==> flow/design.v <==
 `timescale 1ns / 1ps
module calc_logic(
   input clk,
   input rst,
   input [4:0] keycode,
   input newkey,
   output [15:0] Xdisplay,
   output LED_NEG_digit,
   output LED_OVW
   );
   localparam[4:0] KEY_CE = 5'b01100,
                   KEY_CA = 5'b00100,
                   KEY_MULTI = 5'b01001,
                   KEY_SUB = 5'b01010,
                   KEY_ADD = 5'b01011,
                   KEY_SQR = 5'b00001,
                   KEY_CH_SIGN = 5'b00010,
                   KEY_EQUALS = 5'b00011;
   reg signed [17:0] X, nextX, Y, nextY, ANS;
   reg [1:0] OP, nextOP;
   wire ADD = (OP == KEY_ADD [1:0]);
   wire SUB = (OP == KEY_SUB [1:0]);
   wire MULTI = (OP == KEY_MULTI [1:0]);        
   wire OP_T2 = (newkey && (keycode[4:2] == 3'b010) );
   wire CA = (newkey && (keycode == KEY_CA) );             
   wire CE = (newkey && (keycode == KEY_CE) );
   wire digit = (newkey && (keycode[4] == 1'b1) );
   wire EQUALS = (newkey && (keycode == KEY_EQUALS) );
   wire SQR = (newkey && (keycode == KEY_SQR) );
   wire CH_SIGN = (newkey && (keycode == KEY_CH_SIGN) );
   wire [6:0] CONTROL = {CE, CA, OP_T2, digit, EQUALS, SQR, CH_SIGN};  
   wire signed [17:0] ANS_ADD, ANS_MULTI, ANS_SUB, ANS_SQR, ANS_CH_SIGN;
   assign ANS_ADD = X+Y;
   assign ANS_SUB = Y-X;
   assign ANS_MULTI = X*Y;
   assign ANS_SQR = X*X;
   assign ANS_CH_SIGN = X*-1;  
   assign LED_OVW = X[16]; 
   assign Xdisplay = X[15:0];
   assign LED_NEG_digit = X[17];  
   always @ (ADD, MULTI, SUB, ANS_ADD, ANS_MULTI, ANS_SUB, X)
       case({ADD, SUB, MULTI})
           3'b100: ANS = ANS_ADD;
           3'b010: ANS = ANS_SUB;
           3'b001: ANS = ANS_MULTI;
           default: ANS = X;
       endcase   
   always @ (CONTROL, X, keycode, ANS, ANS_SQR, ANS_CH_SIGN)
       casez(CONTROL)
           7'b1000000: nextX = 18'b0;
           7'b?1?????: nextX = 18'b0;
           7'b0010000: nextX = 18'b0;
           7'b0001000: nextX = {X[12:0], keycode[3:0]};  
           7'b0000100: nextX = ANS;
           7'b0000010: nextX = ANS_SQR;
           7'b0000001: nextX = ANS_CH_SIGN;
           default: nextX = X;
       endcase
   always @ (posedge clk or posedge rst)
   begin
       if(rst) X <= 18'b0;
       else X <= nextX;
   end
   always @ (OP_T2, CA, Y, X)
       case({OP_T2, CA})
           2'b00: nextY = Y;
           2'b10: nextY = X;
           default: nextY = 18'b0;
       endcase
   always @ (posedge clk or posedge rst)
     begin
         if(rst) Y <= 18'b0;
         else Y <= nextY;
     end
   always @ (OP_T2, CA, keycode, OP)
       case({OP_T2, CA})
           2'b00: nextOP = OP;
           2'b10: nextOP = keycode[1:0];
           default: nextOP = 2'b0;
       endcase
   always @ (posedge clk or posedge rst)
     begin
         if(rst) OP <= 2'b0;
         else OP <= nextOP;
     end
   endmodule
From RTL to reports: calc_logic
Tool output for the design above, in the order of the flow.
Lines are those of the file above, counted from 1.
Operators carry their Yosys type and port widths (W data, S select, Z words).
{"block": "inputs", "design": "calc_logic", "clock": "clk", "lib": "sky130hd", "corner": "tt_025C_1v80"}

Elaborated design
Source: Yosys, flattened and elaborated, memories not mapped. Widths are those after wreduce. Registers that Yosys merges into a memory's read port (data or address) are not register bits. Print and check cells do not count. Equal cells are merged and count once.
{"block": "word_totals", "reg_bits": 38, "input_bits": 8, "output_inout_bits": 18, "word_cells": 43}
{"block": "classes", "n_reduce_logical": 11, "eq_ne": 20, "n_mux": 4, "add_sub_neg": 3, "n_mul": 2}
{"block": "ops", "op": "$mul A18 B18 Y18", "n": 2}
{"block": "ops", "op": "$pmux W18 S5", "n": 1}
{"block": "ops", "op": "$pmux W18 S3", "n": 1}
{"block": "ops", "op": "$pmux W18 S2", "n": 1}
{"block": "ops", "op": "$add A18 B18 Y18", "n": 1}
{"block": "ops", "op": "$sub A18 B18 Y18", "n": 1}
{"block": "ops", "op": "$neg A18 Y18", "n": 1}
{"block": "ops", "op": "$eq A5 B2 Y1 const B", "n": 2}
{"block": "ops", "op": "$logic_and A1 B1 Y1", "n": 7}
{"block": "ops", "op": "$eq A7 B1 Y1 const B", "n": 1}
{"block": "ops", "op": "$eq A7 B2 Y1 const B", "n": 1}
{"block": "ops", "op": "$eq A7 B3 Y1 const B", "n": 1}
{"block": "ops", "op": "$eq A7 B4 Y1 const B", "n": 1}
{"block": "ops", "op": "$eq A7 B5 Y1 const B", "n": 1}
{"block": "ops", "op": "$eq A7 B7 Y1 const B", "n": 1}
{"block": "ops", "op": "$eq A2 B2 Y1 const B", "n": 3}
{"block": "ops", "op": "$eq A3 B2 Y1 const B", "n": 2}
{"block": "ops", "op": "$eq A5 B1 Y1 const B", "n": 1}
{"block": "ops", "op": "$eq A5 B3 Y1 const B", "n": 1}
{"block": "ops", "op": "$eq A5 B4 Y1 const B", "n": 1}
{"block": "ops", "op": "$reduce_bool A5 Y1", "n": 1}
{"block": "ops", "op": "$ne A4 B1 Y1 const B", "n": 1}
{"block": "ops", "op": "$pmux W2 S2", "n": 1}
{"block": "ops", "op": "$eq A3 B1 Y1 const B", "n": 1}
{"block": "ops", "op": "$eq A3 B3 Y1 const B", "n": 1}
{"block": "ops", "op": "$reduce_or A3 Y1", "n": 1}
{"block": "ops", "op": "$eq A2 B1 Y1 const B", "n": 1}
{"block": "ops", "op": "$logic_not A2 Y1", "n": 1}
{"block": "ops", "op": "$reduce_and A2 Y1", "n": 1}

Depth
Longest topological path by Yosys (ltp), each cell counted once; first at word level (registers and memories cut), then after technology mapping (sequential cells cut; the memories' decode and read muxes count).
{"block": "depth", "ltp_word": 6, "abc_area": 0, "depth_mapped": 24, "mapped_depth_nobuf": 22}

Netlist
The flow's flattened synthesis, as Yosys stat reports it; memories are mapped. The netlist is that of the ABC_AREA named above (0 if unset); the other value can give another one.
Totals and module areas in this step are rounded.
{"block": "types", "cell_type": "sky130_fd_sc_hd__fa_1", "n": 200, "type_area_um2": 4003.84}
{"block": "types", "cell_type": "sky130_fd_sc_hd__ha_1", "n": 158, "type_area_um2": 1.98E+03}
{"block": "types", "cell_type": "sky130_fd_sc_hd__inv_1", "n": 294, "type_area_um2": 1.1E+03}
{"block": "types", "cell_type": "sky130_fd_sc_hd__dfrtp_1", "n": 38, "type_area_um2": 950.912}
{"block": "types", "cell_type": "sky130_fd_sc_hd__and2_1", "n": 142, "type_area_um2": 888.352}
{"block": "types", "cell_type": "sky130_fd_sc_hd__xnor2_1", "n": 79, "type_area_um2": 691.914}
{"block": "types", "cell_type": "sky130_fd_sc_hd__nand2_1", "n": 130, "type_area_um2": 487.968}
{"block": "types", "cell_type": "sky130_fd_sc_hd__clkbuf_1", "n": 64, "type_area_um2": 240.23}
{"block": "types", "cell_type": "sky130_fd_sc_hd__nor2_1", "n": 62, "type_area_um2": 232.723}
{"block": "types", "cell_type": "sky130_fd_sc_hd__xor2_1", "n": 26, "type_area_um2": 227.718}
{"block": "types", "cell_type": "sky130_fd_sc_hd__a22o_1", "n": 25, "type_area_um2": 218.96}
{"block": "types", "cell_type": "sky130_fd_sc_hd__a21oi_1", "n": 31, "type_area_um2": 155.149}
{"block": "types", "cell_type": "sky130_fd_sc_hd__o21ai_0", "n": 31, "type_area_um2": 155.149}
{"block": "types", "cell_type": "sky130_fd_sc_hd__o21a_1", "n": 15, "type_area_um2": 112.608}
{"block": "types", "cell_type": "sky130_fd_sc_hd__nor3_1", "n": 20, "type_area_um2": 100.096}
{"block": "types", "cell_type": "sky130_fd_sc_hd__a211oi_1", "n": 13, "type_area_um2": 97.594}
{"block": "types", "cell_type": "sky130_fd_sc_hd__a21o_1", "n": 11, "type_area_um2": 82.579}
{"block": "types", "cell_type": "sky130_fd_sc_hd__a222oi_1", "n": 8, "type_area_um2": 80.077}
Not listed: further types 45, cells in them 119.
{"block": "synth_totals", "ff_cells": 38, "buf_cells": 72, "stdcells": 1466, "seq_area_um2": 951, "mapped_area_um2": 12700}

Path before layout
OpenSTA on the mapped netlist: ideal clock, no wires. The path of least setup slack (recovery checks aside). Input and output delay are each 20% of the period. Register names are those of the netlist, which keeps one name where synthesis merged equal registers.
{"block": "synth_path", "path_type": "register -> register", "from": "reg X[9]", "to": "reg X[17]", "n_path_buf": 3, "clock_period_ns": 8.0, "t_required_ns": 7.874, "path_stages": 22, "setup_ns": 0.126, "delay_ns": 6.069, "setup_slack_ns": 1.931, "t_first_pin_ns": 0.000, "arrival_ns": 5.943, "synth_period_reached_ns": 6.069}
"delay_ns" = arrival - input delay + setup time.
"path_stages" counts driving pins, that of a launching flip-flop among them; a cell with two outputs on the path counts twice.
"synth_period_reached_ns" = period - worst setup slack (recovery checks aside). The figure is calculated, with input and output delays left at 20% of the set period.
The rows between start and end are the longest chain of elaborated cells between them; the timing report does not say that the signal goes this way. Where chains are equally long, one stands for them.
Each line given opens the expression or statement behind the cell; cells for indexed reads and writes are added by Yosys, which also makes memories of some case tables.
{"block": "synth_between", "path_cell_list": "sky130_fd_sc_hd__dfrtp_1 sky130_fd_sc_hd__clkbuf_1 sky130_fd_sc_hd__clkbuf_1 sky130_fd_sc_hd__clkbuf_1 sky130_fd_sc_hd__and2_1 sky130_fd_sc_hd__fa_1 sky130_fd_sc_hd__fa_1 sky130_fd_sc_hd__ha_1 sky130_fd_sc_hd__fa_1 sky130_fd_sc_hd__inv_1 sky130_fd_sc_hd__fa_1 sky130_fd_sc_hd__fa_1 sky130_fd_sc_hd__inv_1 sky130_fd_sc_hd__ha_1 sky130_fd_sc_hd__or3_1 sky130_fd_sc_hd__o21bai_1 sky130_fd_sc_hd__a311o_1 sky130_fd_sc_hd__a21o_1 sky130_fd_sc_hd__a21oi_1 sky130_fd_sc_hd__xnor2_1 sky130_fd_sc_hd__o22ai_1 sky130_fd_sc_hd__a221o_1", "elab_chain_cells": 3, "cells_between": 7, "lines_between": 7, "classes_between": "add/sub (3); mul (2); mux (2)"}
{"block": "synth_lines", "item": "start: declaration", "line_no": 19, "rtl": "reg signed [17:0] X, nextX, Y, nextY, ANS;"}
{"block": "synth_lines", "item": "start: assignment", "line_no": 61, "rtl": "if(rst) X <= 18'b0;"}
{"block": "synth_lines", "item": "start: assignment", "line_no": 62, "rtl": "else X <= nextX;"}
{"block": "synth_lines", "item": "$mul A18 B18 Y18", "line_no": 35, "rtl": "assign ANS_MULTI = X*Y;"}
{"block": "synth_lines", "item": "$pmux W18 S3", "line_no": 42, "rtl": "case({ADD, SUB, MULTI})"}
{"block": "synth_lines", "item": "$pmux W18 S5", "line_no": 49, "rtl": "casez(CONTROL)"}
{"block": "synth_lines", "item": "end: assignment", "line_no": 61}
{"block": "synth_lines", "item": "end: assignment", "line_no": 62}
{"block": "synth_lines", "item": "end: declaration", "line_no": 19}

Worst path after layout
From the final timing report of job 2: the path of least setup slack in the routed layout; clock arrival at registers is part of the times.
{"block": "layout_path", "path_type": "register -> register", "from": "reg X[8]", "to": "reg X[17]", "setup_ns": 0.11, "n_path_buf": 1, "t_required_ns": 6.78, "arrival_ns": 5.89, "path_stages": 22, "t_first_pin_ns": 0.29, "clock_period_ns": 6.6, "setup_slack_ns": 0.90}
The rows between start and end are the longest chain of elaborated cells between them; the timing report does not say that the signal goes this way. Where chains are equally long, one stands for them.
{"block": "layout_between", "path_cell_list": "sky130_fd_sc_hd__dfrtp_4 sky130_fd_sc_hd__buf_4 sky130_fd_sc_hd__and2_1 sky130_fd_sc_hd__fa_2 sky130_fd_sc_hd__fa_1 sky130_fd_sc_hd__ha_1 sky130_fd_sc_hd__inv_1 sky130_fd_sc_hd__fa_1 sky130_fd_sc_hd__inv_2 sky130_fd_sc_hd__fa_1 sky130_fd_sc_hd__inv_1 sky130_fd_sc_hd__fa_1 sky130_fd_sc_hd__inv_1 sky130_fd_sc_hd__ha_2 sky130_fd_sc_hd__or3_4 sky130_fd_sc_hd__o21bai_4 sky130_fd_sc_hd__a311o_1 sky130_fd_sc_hd__a21o_1 sky130_fd_sc_hd__a21oi_2 sky130_fd_sc_hd__xnor2_1 sky130_fd_sc_hd__o22ai_1 sky130_fd_sc_hd__a221o_1", "elab_chain_cells": 3, "cells_between": 7, "lines_between": 7, "classes_between": "add/sub (3); mul (2); mux (2)"}
{"block": "layout_lines", "item": "start: declaration", "line_no": 19, "rtl": "reg signed [17:0] X, nextX, Y, nextY, ANS;"}
{"block": "layout_lines", "item": "start: assignment", "line_no": 61, "rtl": "if(rst) X <= 18'b0;"}
{"block": "layout_lines", "item": "start: assignment", "line_no": 62, "rtl": "else X <= nextX;"}
{"block": "layout_lines", "item": "$mul A18 B18 Y18", "line_no": 35, "rtl": "assign ANS_MULTI = X*Y;"}
{"block": "layout_lines", "item": "$pmux W18 S3", "line_no": 42, "rtl": "case({ADD, SUB, MULTI})"}
{"block": "layout_lines", "item": "$pmux W18 S5", "line_no": 49, "rtl": "casez(CONTROL)"}
{"block": "layout_lines", "item": "end: assignment", "line_no": 61}
{"block": "layout_lines", "item": "end: assignment", "line_no": 62}
{"block": "layout_lines", "item": "end: declaration", "line_no": 19}

Hand-over note for calc_logic

Module calc_logic, platform sky130hd: 5 stored runs of the flow (Yosys, OpenROAD) with differing settings, in no particular order. Input and output delays are each 20% of the period that was set; the output load is 0.01 pF.
The measured numbers are rounded.

{"run": "job 1", "settings": { "ABC_AREA": 1, "CAP_MARGIN": 15, "CELL_PAD_IN_SITES_DETAIL_PLACEMENT": 2, "CORE_UTILIZATION": 48, "CTS_CLUSTER_SIZE": 61, "GPL_TIMING_DRIVEN": 1, "PLACE_DENSITY_LB_ADDON": 0.01, "SLEW_MARGIN": 25, "period_ns": 5.07, "CORE_MARGIN": 2 }, "outcome": "incomplete, placement halted on DPL-0033"}
{"run": "job 2", "settings": { "CORE_UTILIZATION": 40, "SETUP_SLACK_MARGIN": 1.24, "period_ns": 6.6, "CAP_MARGIN": 20, "CORE_MARGIN": 2, "SLEW_MARGIN": 20 }, "results": { "layout_utilization_pct": 46.6, "hold_ws_ns": 0.588, "tns_ns": 0.000, "post_synth_area_um2": 12700, "layout_stdcell_area_um2": 14700, "die_footprint_um2": 33300, "timing.setup.ws_ns": 0.896 }}
{"run": "job 3", "settings": { "ABC_AREA": 0, "CAP_MARGIN": 0, "CORE_UTILIZATION": 44, "GPL_TIMING_DRIVEN": 1, "SETUP_SLACK_MARGIN": -0.18, "SLEW_MARGIN": 0, "period_ns": 9.88, "CORE_MARGIN": 2 }, "results": { "hold_ws_ns": 0.586, "die_footprint_um2": 30300, "tns_ns": 0.000, "layout_stdcell_area_um2": 13500, "timing.setup.ws_ns": 3.45, "post_synth_area_um2": 12700, "layout_utilization_pct": 47.1 }}
{"run": "job 4", "settings": { "ABC_AREA": 1, "CAP_MARGIN": 0, "CELL_PAD_IN_SITES_DETAIL_PLACEMENT": 1, "CELL_PAD_IN_SITES_GLOBAL_PLACEMENT": 3, "CORE_ASPECT_RATIO": 1.61, "CORE_UTILIZATION": 53, "CTS_CLUSTER_SIZE": 99, "MIN_ROUTING_LAYER": "met1", "PLACE_DENSITY": 0.66, "SLEW_MARGIN": 30, "TNS_END_PERCENT": 70, "period_ns": 5.98, "CORE_MARGIN": 2 }, "outcome": "incomplete, placement halted on GPL-0301"}
{"run": "job 5", "settings": { "CAP_MARGIN": 20, "CELL_PAD_IN_SITES_DETAIL_PLACEMENT": 2, "CORE_UTILIZATION": 71, "CTS_CLUSTER_DIAMETER": 236, "GPL_TIMING_DRIVEN": 1, "HOLD_SLACK_MARGIN": 0.16, "MAX_ROUTING_LAYER": "met4", "PLACE_DENSITY_LB_ADDON": 0.02, "SETUP_SLACK_MARGIN": -0.65, "SLEW_MARGIN": 35, "period_ns": 6.59, "CORE_MARGIN": 2 }, "outcome": "incomplete, placement halted on DPL-0033"}

End of note.
